==> flow/design.v <==
localparam  [31: 0] NOP        = 32'h0000_0013;      
localparam  [ 6: 0] LUI     = 7'b0110111,         
                    JAL     = 7'b1101111,         
                    JALR    = 7'b1100111,         
                    BRANCH  = 7'b1100011,         
                    LOAD    = 7'b0000011,         
                    STORE   = 7'b0100011,         
                    ARITHI  = 7'b0010011,         
                    ARITHR  = 7'b0110011;         
localparam  [ 2: 0] BEQ     = 3'b000,
                    BNE     = 3'b001,
                    BLT     = 3'b100,
                    BGE     = 3'b101,
                    BLTU    = 3'b110,
                    BGEU    = 3'b111;
localparam  [ 2: 0] LB      = 3'b000,
                    LH      = 3'b001,
                    LW      = 3'b010,
                    LBU     = 3'b100,
                    LHU     = 3'b101;
localparam  [ 2: 0] SB      = 3'b000,
                    SH      = 3'b001,
                    SW      = 3'b010;
localparam  [ 2: 0] ADD     = 3'b000,     
                    SLL     = 3'b001,
                    SLT     = 3'b010,
                    SLTU    = 3'b011,
                    XOR     = 3'b100,
                    SR      = 3'b101,     
                    OR      = 3'b110,
                    AND     = 3'b111;
`timescale 1ns/1ps
module execute
#(
	parameter [31:0] RESET = 32'h0000_0000
)
(
	input clk,
	input reset,
	input  [31:0] reg_rdata1,
	input  [31:0] reg_rdata2,
	input  [31:0] execute_imm,
	input  [31:0] pc,
	input  [31:0] fetch_pc,
	input     	immediate_sel,
	input     	mem_write,
	input     	jal,
	input     	jalr,
	input     	lui,
	input     	alu,
	input     	branch,
	input     	arithsubtype,
	input     	mem_to_reg,
	input     	stall_read,
	input  [4:0]  dest_reg_sel,
	input  [2:0]  alu_op,
	input  [1:0]  dmem_raddr,
	input     	wb_branch_i,
	input     	wb_branch_nxt_i,
	output [31:0] alu_operand1,
	output [31:0] alu_operand2,
	output [31:0] write_address,
	output    	branch_stall,
	output reg [31:0] next_pc,
	output reg    	branch_taken,
	output [31:0] wb_result,
	output    	wb_mem_write,
	output    	wb_alu_to_reg,
	output [4:0]  wb_dest_reg_sel,
	output    	wb_branch,
	output    	wb_branch_nxt,
	output    	wb_mem_to_reg,
	output [1:0]  wb_read_address,
	output [2:0]  mem_alu_operation
);
localparam  [31: 0] NOP        = 32'h0000_0013;      
localparam  [ 6: 0] LUI     = 7'b0110111,         
                    JAL     = 7'b1101111,         
                    JALR    = 7'b1100111,         
                    BRANCH  = 7'b1100011,         
                    LOAD    = 7'b0000011,         
                    STORE   = 7'b0100011,         
                    ARITHI  = 7'b0010011,         
                    ARITHR  = 7'b0110011;         
localparam  [ 2: 0] BEQ     = 3'b000,
                    BNE     = 3'b001,
                    BLT     = 3'b100,
                    BGE     = 3'b101,
                    BLTU    = 3'b110,
                    BGEU    = 3'b111;
localparam  [ 2: 0] LB      = 3'b000,
                    LH      = 3'b001,
                    LW      = 3'b010,
                    LBU     = 3'b100,
                    LHU     = 3'b101;
localparam  [ 2: 0] SB      = 3'b000,
                    SH      = 3'b001,
                    SW      = 3'b010;
localparam  [ 2: 0] ADD     = 3'b000,     
                    SLL     = 3'b001,
                    SLT     = 3'b010,
                    SLTU    = 3'b011,
                    XOR     = 3'b100,
                    SR      = 3'b101,     
                    OR      = 3'b110,
                    AND     = 3'b111;
reg  [31:0] ex_result;
wire [32:0] ex_result_subs;
wire [32:0] ex_result_subu;
wire [31:0] ex_result_sra = $signed(alu_operand1) >>> alu_operand2[4:0];
assign alu_operand1 = reg_rdata1;
assign alu_operand2 = immediate_sel ? execute_imm : reg_rdata2;  
assign ex_result_subs =
	{alu_operand1[31], alu_operand1} -
	{alu_operand2[31], alu_operand2};
assign ex_result_subu = $unsigned(alu_operand1) - $unsigned(alu_operand2);
assign write_address = alu_operand1 + execute_imm;
assign branch_stall  = wb_branch_nxt_i || wb_branch_i;
always @(*) begin
	next_pc  	= fetch_pc + 4;
	branch_taken = !branch_stall;
	case (1'b1)
    	jal  : next_pc = pc + execute_imm;
    	jalr : next_pc = alu_operand1 + execute_imm;
    	branch: begin
        	case (alu_op)
            	BEQ:  begin
                	next_pc = (ex_result_subs == 0)
                          	? pc + execute_imm
                          	: fetch_pc + 4;
                	if (ex_result_subs != 0)
                    	branch_taken = 1'b0;
            	end
            	BNE:  begin
					next_pc = (ex_result_subs != 0)
                          	? pc + execute_imm
                          	: fetch_pc + 4;
					if (ex_result_subs == 0)
                    	branch_taken = 1'b0;
            	end
            	BLT:  begin
                	next_pc = ex_result_subs[32]
                          	? pc + execute_imm
                          	: fetch_pc + 4;
                	if (!ex_result_subs[32])
                    	branch_taken = 1'b0;
            	end
            	BGE:  begin
                	next_pc = !ex_result_subs[32]
                          	? pc + execute_imm
                          	: fetch_pc + 4;
                	if (ex_result_subs[32])
                    	branch_taken = 1'b0;
            	end
            	BLTU: begin
                	next_pc = ex_result_subu[32]
                          	? pc + execute_imm
                          	: fetch_pc + 4;
                	if (!ex_result_subu[32])
                    	branch_taken = 1'b0;
            	end
            	BGEU: begin
                	next_pc = !ex_result_subu[32]
                          	? pc + execute_imm
                          	: fetch_pc + 4;
                	if (ex_result_subu[32])
                    	branch_taken = 1'b0;
            	end
            	default: next_pc = fetch_pc;  
        	endcase
    	end
    	default: begin     	 
        	next_pc  	= fetch_pc + 4;
        	branch_taken = 1'b0;
    	end
	endcase
end
always @(*) begin
	case (1'b1)
    	mem_write: ex_result = alu_operand2;
    	jal,
    	jalr:  	ex_result = pc + 4;
    	lui:   	ex_result = execute_imm;
    	alu: begin
        	case (alu_op)
            	ADD : ex_result =
                  	arithsubtype
                  	? alu_operand1 - alu_operand2
                  	: alu_operand1 + alu_operand2;
            	SLL : ex_result = alu_operand1 << alu_operand2[4:0];  
            	SLT : ex_result = ex_result_subs[32];
				SLTU: ex_result = ($unsigned(alu_operand1) < $unsigned(alu_operand2)) ? 1 : 0;  
            	XOR : ex_result = alu_operand1 ^ alu_operand2;
            	SR  : ex_result =
                  	arithsubtype
                  	? ex_result_sra
                  	: alu_operand1 >> alu_operand2[4:0];
            	OR  : ex_result = alu_operand1 | alu_operand2;
            	AND : ex_result = alu_operand1 & alu_operand2;
            	default: ex_result = 'hx;
        	endcase
    	end
    	default: ex_result = 'hx;
	endcase
end
ex_mem_wb_reg u_ex_mem_wb (
	.clk        	(clk),
	.reset_n    	(reset),
	.stall_n    	(stall_read),
	.ex_result  	(ex_result),
	.mem_write  	(mem_write && !branch_stall),
	.alu_to_reg 	(alu | lui | jal |
                  	jalr | mem_to_reg),
	.dest_reg_sel   (dest_reg_sel),
	.branch_taken   (branch_taken),
	.mem_to_reg 	(mem_to_reg),
	.read_address   (dmem_raddr),
	.alu_operation  (alu_op),
	.ex_mem_result    	(wb_result),
	.ex_mem_mem_write 	(wb_mem_write),
	.ex_mem_alu_to_reg	(wb_alu_to_reg),
	.ex_mem_dest_reg_sel  (wb_dest_reg_sel),
	.ex_mem_branch    	(wb_branch),
	.ex_mem_branch_nxt	(wb_branch_nxt),
	.ex_mem_mem_to_reg	(wb_mem_to_reg),
	.ex_mem_read_address  (wb_read_address),
	.ex_mem_alu_operation (mem_alu_operation)
);
endmodule
module ex_mem_wb_reg (
	input     	clk,
	input     	reset_n,
	input     	stall_n,
	input  [31:0] ex_result,
	input     	mem_write,
	input     	alu_to_reg,
	input  [4:0]  dest_reg_sel,
	input     	branch_taken,
	input     	mem_to_reg,
	input  [1:0]  read_address,
	input  [2:0]  alu_operation,
	output reg [31:0] ex_mem_result,
	output reg    	ex_mem_mem_write,
	output reg    	ex_mem_alu_to_reg,
	output reg [4:0]  ex_mem_dest_reg_sel,
	output reg    	ex_mem_branch,
	output reg    	ex_mem_branch_nxt,
	output reg    	ex_mem_mem_to_reg,
	output reg [1:0]  ex_mem_read_address,
	output reg [2:0]  ex_mem_alu_operation
);
always @(posedge clk or negedge reset_n) begin
	if (!reset_n) begin
    	ex_mem_result     	<= 32'h0;
    	ex_mem_mem_write  	<= 1'b0;
    	ex_mem_alu_to_reg 	<= 1'b0;
    	ex_mem_dest_reg_sel   <= 5'h0;
    	ex_mem_branch     	<= 1'b0;
    	ex_mem_branch_nxt 	<= 1'b0;
    	ex_mem_mem_to_reg 	<= 1'b0;
    	ex_mem_read_address   <= 2'h0;
    	ex_mem_alu_operation  <= 3'h0;
	end
	else if (!stall_n) begin
    	ex_mem_result     	<= ex_result;
    	ex_mem_mem_write  	<= mem_write;
    	ex_mem_alu_to_reg 	<= alu_to_reg;
    	ex_mem_dest_reg_sel   <= dest_reg_sel;
    	ex_mem_branch     	<= branch_taken;
    	ex_mem_branch_nxt 	<= ex_mem_branch;   
    	ex_mem_mem_to_reg 	<= mem_to_reg;
    	ex_mem_read_address   <= read_address;
    	ex_mem_alu_operation  <= alu_operation;
	end
end
endmodule
* From RTL to reports: execute
What the tools print for execute, step after step. Line numbers count from 1 in the design file above. A cell with -- has no value.
Design: top execute, clock clk, cell library sky130hd, corner tt_025C_1v80

* Elaborated design
Counts by Yosys on the flattened word-level netlist (proc, flatten, opt, wreduce; memories kept). Register bits leave out memories and registers merged into their read ports (data or address). Print and check cells are left out.
Storage and ports: memory cells 0, word-level cells 71, output and inout bits 177, memory bits (read-only) 0, bits in latches 0, flip-flop bits (word level) 47, bits in writable memories 0, clocked read ports x word width 0, input port bits 184
Operators by class: $add $sub $neg 8, shift-type cells 3, divide/modulo/power cells 0, reduce/logical cells 7, eq/ne operators 7, $lt $le $gt $ge 1, multiply operators 0, bitwise gates (word level) 7, mux-type cells 29
Operator list (count):
- two-way mux 32 bit | 16
- case mux 32 bit (select 8 bit) | 1
- case mux 32 bit (select 6 bit) | 1
- adder 32 bit | 3
- subtractor 32 x 32 -> 33 bit | 2
- adder 32 x 3 -> 32 bit (second input constant) | 2
- logical NOT 33 bit | 1
- nonzero test 33 bit | 1
- subtractor 32 bit | 1
- less-than comparator 32 bit | 1
- AND 32 bit | 1
- bitwise OR 32 bit | 1
- XOR 32 bit | 1
- left shift 32 x 5 -> 32 bit | 1
- right shift 32 x 5 -> 32 bit | 1
- >>> shifter 32 x 5 -> 32 bit | 1
- equality test 3 bit (second input constant) | 4
- two-way mux 1 bit | 10
- equality test 3 x 2 -> 1 bit (second input constant) | 2
- case mux 1 bit (select 6 bit) | 1
- bitwise OR 1 bit | 4
- equality test 3 x 1 -> 1 bit (second input constant) | 1
- logical NOT 3 bit | 1
- OR reduction 2 bit | 1
- logical AND 1 bit | 1
- logical OR 1 bit | 1
- logical NOT 1 bit | 1

* Longest topological paths
Depth = most cells in a row (Yosys ltp): at word level without a register or memory, in the mapped netlist without a sequential cell, where the memories' decode and read muxes count.
Logic depth: word-level depth 8, ABC_AREA 0, mapped depth 23, depth with buffers taken out 18

* Netlist
Source: synth_stat.txt of the flow (Yosys; design flattened, memories mapped). It holds for the ABC_AREA given above (unset counts as 0); a run with the other value may have another netlist. Totals and module areas in this step are rounded.
Synthesis totals: buffers 196, mapped area 18000 um2, sequential part of the area 1180 um2, flip-flops 47, cell count 2640
Cell types:
- sky130_fd_sc_hd__ha_1 | count 161, total area 2.01E+03 um2
- sky130_fd_sc_hd__a21oi_1 | count 292, total area 1.46E+03 um2
- sky130_fd_sc_hd__dfrtp_1 | count 47, total area 1.18E+03 um2
- sky130_fd_sc_hd__o21ai_0 | count 215, total area 1.08E+03 um2
- sky130_fd_sc_hd__nor2_1 | count 271, total area 1.02E+03 um2
- sky130_fd_sc_hd__mux2i_1 | count 90, total area 900.864 um2
- sky130_fd_sc_hd__nand2_1 | count 230, total area 863.328 um2
- sky130_fd_sc_hd__xnor2_1 | count 93, total area 814.531 um2
- sky130_fd_sc_hd__mux4_2 | count 25, total area 563.04 um2
- sky130_fd_sc_hd__o211ai_1 | count 70, total area 525.504 um2
- sky130_fd_sc_hd__clkbuf_1 | count 123, total area 461.693 um2
- sky130_fd_sc_hd__inv_1 | count 123, total area 461.693 um2
- sky130_fd_sc_hd__a21o_1 | count 57, total area 427.91 um2
- sky130_fd_sc_hd__xor2_1 | count 42, total area 367.853 um2
- sky130_fd_sc_hd__nand3_1 | count 69, total area 345.331 um2
- sky130_fd_sc_hd__a211oi_1 | count 36, total area 270.259 um2
- sky130_fd_sc_hd__mux2_2 | count 24, total area 270.259 um2
- sky130_fd_sc_hd__buf_4 | count 32, total area 240.23 um2
Not listed: further types 85, cells in them 640. By module: a second synthesis without flattening, with its own total; a netlist apart from the flattened one above.
Second synthesis, totals: cell total of the unflattened synthesis 2600, area total of the unflattened synthesis 18000 um2
Rows give one instance, submodules left out.
Modules:
- execute | sequential area 0.0 um2, area 16100 um2, cells 2501, times used 1
- ex_mem_wb_reg | sequential area 1180 um2, area 1870 um2, cells 99, times used 1

* Worst setup path after synthesis
Source: OpenSTA report_checks on the synthesized netlist (no wires, ideal clock, input and output delay 20% of the period each), path of least setup slack; recovery checks are left aside. Register names are those of the netlist, which keeps one name where synthesis merged equal registers.
Timing path after synthesis: path type input-to-output, start point input immediate_sel, end point output next_pc[7], input delay 2.400 ns, required time 9.600 ns, arrival time 7.721 ns, period 12.0 ns, time at the first pin 2.400 ns, stages 22, delay of the path 5.321 ns, external output delay 2.400 ns, path buffers 6, path slack 1.879 ns, period reached after synthesis 10.121 ns
"delay of the path" = arrival - input delay + setup time. A path that ends at an output port has no setup time. "stages" counts driving pins, that of a launching flip-flop among them; a cell with two outputs on the path counts twice. "period reached after synthesis" is the clock period less the worst setup slack; recovery checks do not enter. This is arithmetic on one report: input and output delays are still those of the set period (20% each). The rows between start and end are the longest chain of elaborated cells between them; the timing report does not say that the signal goes this way. Where chains are equally long, one stands for them. A line is the first line of the expression or statement that the cell stems from. Yosys adds cells for indexed reads and writes and turns some case tables into memories.
On the way, after synthesis: path through sky130_fd_sc_hd__buf_2 > sky130_fd_sc_hd__mux2i_1 > sky130_fd_sc_hd__inv_1 > sky130_fd_sc_hd__clkbuf_1 > sky130_fd_sc_hd__clkbuf_1 > sky130_fd_sc_hd__clkbuf_1 > sky130_fd_sc_hd__buf_1 > sky130_fd_sc_hd__ha_1 > sky130_fd_sc_hd__fa_1 > sky130_fd_sc_hd__o21bai_2 > sky130_fd_sc_hd__a211oi_4 > sky130_fd_sc_hd__o21ai_4 > sky130_fd_sc_hd__a2111oi_4 > sky130_fd_sc_hd__nor3_1 > sky130_fd_sc_hd__a311o_1 > sky130_fd_sc_hd__nor4_1 > sky130_fd_sc_hd__and4b_1 > sky130_fd_sc_hd__mux2_2 > sky130_fd_sc_hd__o21ai_2 > sky130_fd_sc_hd__buf_2 > sky130_fd_sc_hd__a21oi_1 > sky130_fd_sc_hd__o311ai_1, length of the longest elaborated chain 8, elaborated cells between the ends (all ways) 15, those cells by class 2 x add/sub; 11 x mux; 2 x reduce/logical
Ends and longest elaborated chain, after synthesis:
- from (decl) | RTL line 45 | input immediate_sel,
- two-way mux 32 bit | RTL line 112 | assign alu_operand2 = immediate_sel ? execute_imm : reg_rdata2;
- subtractor 32 x 32 -> 33 bit | RTL line 114 | {alu_operand1[31], alu_operand1} -
- nonzero test 33 bit | RTL line 135 | next_pc = (ex_result_subs != 0)
- two-way mux 32 bit | RTL line 135
- case mux 32 bit (select 6 bit) | RTL line 126 | case (alu_op)
- two-way mux 32 bit x3 | RTL line 122 | case (1'b1)
- to (decl) | RTL line 64 | output reg [31:0] next_pc,
Some nets on the timed path still bear RTL names; the line given drives or declares the net.
Nets with RTL names, path after synthesis (RTL line):
- alu_operand2[0] | 112

* Path in the finished layout
Path of least setup slack in the final report of stored run 3 (OpenROAD, finished layout, wires in). Where an end is a register, its clock arrival counts in the times.
Timing path after layout: path type input-to-output, start point input immediate_sel, end point output next_pc[16], arrival time 11.43 ns, period 19.1 ns, time at the first pin 3.82 ns, input delay 3.82 ns, stages 20, required time 15.28 ns, path slack 3.85 ns, path buffers 4, external output delay 3.82 ns
The rows between start and end are the longest chain of elaborated cells between them; the timing report does not say that the signal goes this way. Where chains are equally long, one stands for them.
On the way, after layout: path through sky130_fd_sc_hd__buf_2 > sky130_fd_sc_hd__buf_4 > sky130_fd_sc_hd__mux2i_4 > sky130_fd_sc_hd__buf_4 > sky130_fd_sc_hd__inv_2 > sky130_fd_sc_hd__ha_1 > sky130_fd_sc_hd__fa_1 > sky130_fd_sc_hd__o21bai_2 > sky130_fd_sc_hd__a211oi_4 > sky130_fd_sc_hd__o211ai_1 > sky130_fd_sc_hd__a211o_1 > sky130_fd_sc_hd__nor4bb_1 > sky130_fd_sc_hd__nand4_1 > sky130_fd_sc_hd__nor4_1 > sky130_fd_sc_hd__and4b_1 > sky130_fd_sc_hd__mux2_2 > sky130_fd_sc_hd__o21ai_2 > sky130_fd_sc_hd__nand2_1 > sky130_fd_sc_hd__o31ai_1 > sky130_fd_sc_hd__clkdlybuf4s50_1, length of the longest elaborated chain 8, elaborated cells between the ends (all ways) 15, those cells by class 2 x add/sub; 11 x mux; 2 x reduce/logical
Ends and longest elaborated chain, after layout:
- from (decl) | RTL line 45 | input immediate_sel,
- two-way mux 32 bit | RTL line 112 | assign alu_operand2 = immediate_sel ? execute_imm : reg_rdata2;
- subtractor 32 x 32 -> 33 bit | RTL line 114 | {alu_operand1[31], alu_operand1} -
- nonzero test 33 bit | RTL line 135 | next_pc = (ex_result_subs != 0)
- two-way mux 32 bit | RTL line 135
- case mux 32 bit (select 6 bit) | RTL line 126 | case (alu_op)
- two-way mux 32 bit x3 | RTL line 122 | case (1'b1)
- to (decl) | RTL line 64 | output reg [31:0] next_pc,

FLOW RESULTS
============

Top module execute; platform sky130hd; tools Yosys and OpenROAD; 4 stored runs in no particular order. Input and output delays are each 20% of the period that was set; the output load is 0.01 pF.
"achieved clock period" means the clock period less the worst setup slack. The figure is calculated, with input and output delays left at 20% of the set period.
"worst setup path time": the worst setup path's part of the clock period (all of it between registers, 20% less for each end at a port) less its slack. A launch clock that arrives late makes it longer, a capture clock that arrives late makes it shorter.
"power": no workload was simulated; the value follows from the tool's default switching activity.
The results are shown rounded.
[stored run 1] settings: CELL_PAD_IN_SITES_GLOBAL_PLACEMENT=1, CORE_MARGIN=7, CORE_UTILIZATION=40, GPL_TIMING_DRIVEN=0, HOLD_SLACK_MARGIN=0.01, MAX_ROUTING_LAYER=met4, MIN_ROUTING_LAYER=met2, SETUP_SLACK_MARGIN=2.1, SLEW_MARGIN=30, period_ns=7.89, CAP_MARGIN=20
[stored run 1] result: did not finish, routing stopped with GRT-0116
[stored run 2] settings: CORE_MARGIN=7, CORE_UTILIZATION=40, GPL_TIMING_DRIVEN=0, MAX_ROUTING_LAYER=met4, MIN_ROUTING_LAYER=met2, SETUP_SLACK_MARGIN=2.1, period_ns=7.89, CAP_MARGIN=20, SLEW_MARGIN=20
[stored run 2] result: did not finish, routing stopped with GRT-0116
[stored run 3] settings: CORE_UTILIZATION=40, period_ns=19.1, CAP_MARGIN=20, CORE_MARGIN=2, SLEW_MARGIN=20
[stored run 3] result: chip area after synthesis (Yosys) 18000 um2, die area 46700 um2, standard-cell area of the final layout 22200 um2, utilization 0.501, worst setup slack after layout 3.85 ns, total negative slack 0.000 ns, worst hold slack 0.501 ns, power 0.00114 W, achieved clock period 15.245 ns, worst setup path time 7.61 ns, worst setup path kind input-to-output
[stored run 4] settings: CAP_MARGIN=35, CELL_PAD_IN_SITES_GLOBAL_PLACEMENT=2, CORE_MARGIN=6, CORE_UTILIZATION=29, PLACE_DENSITY_LB_ADDON=0.03, SLEW_MARGIN=20, period_ns=13.2
[stored run 4] result: chip area after synthesis (Yosys) 18000 um2, die area 68100 um2, standard-cell area of the final layout 22600 um2, utilization 0.372, worst setup slack after layout 0.874 ns, total negative slack 0.000 ns, worst hold slack 0.499 ns, power 0.00171 W, achieved clock period 12.326 ns, worst setup path time 7.05 ns, worst setup path kind input-to-output
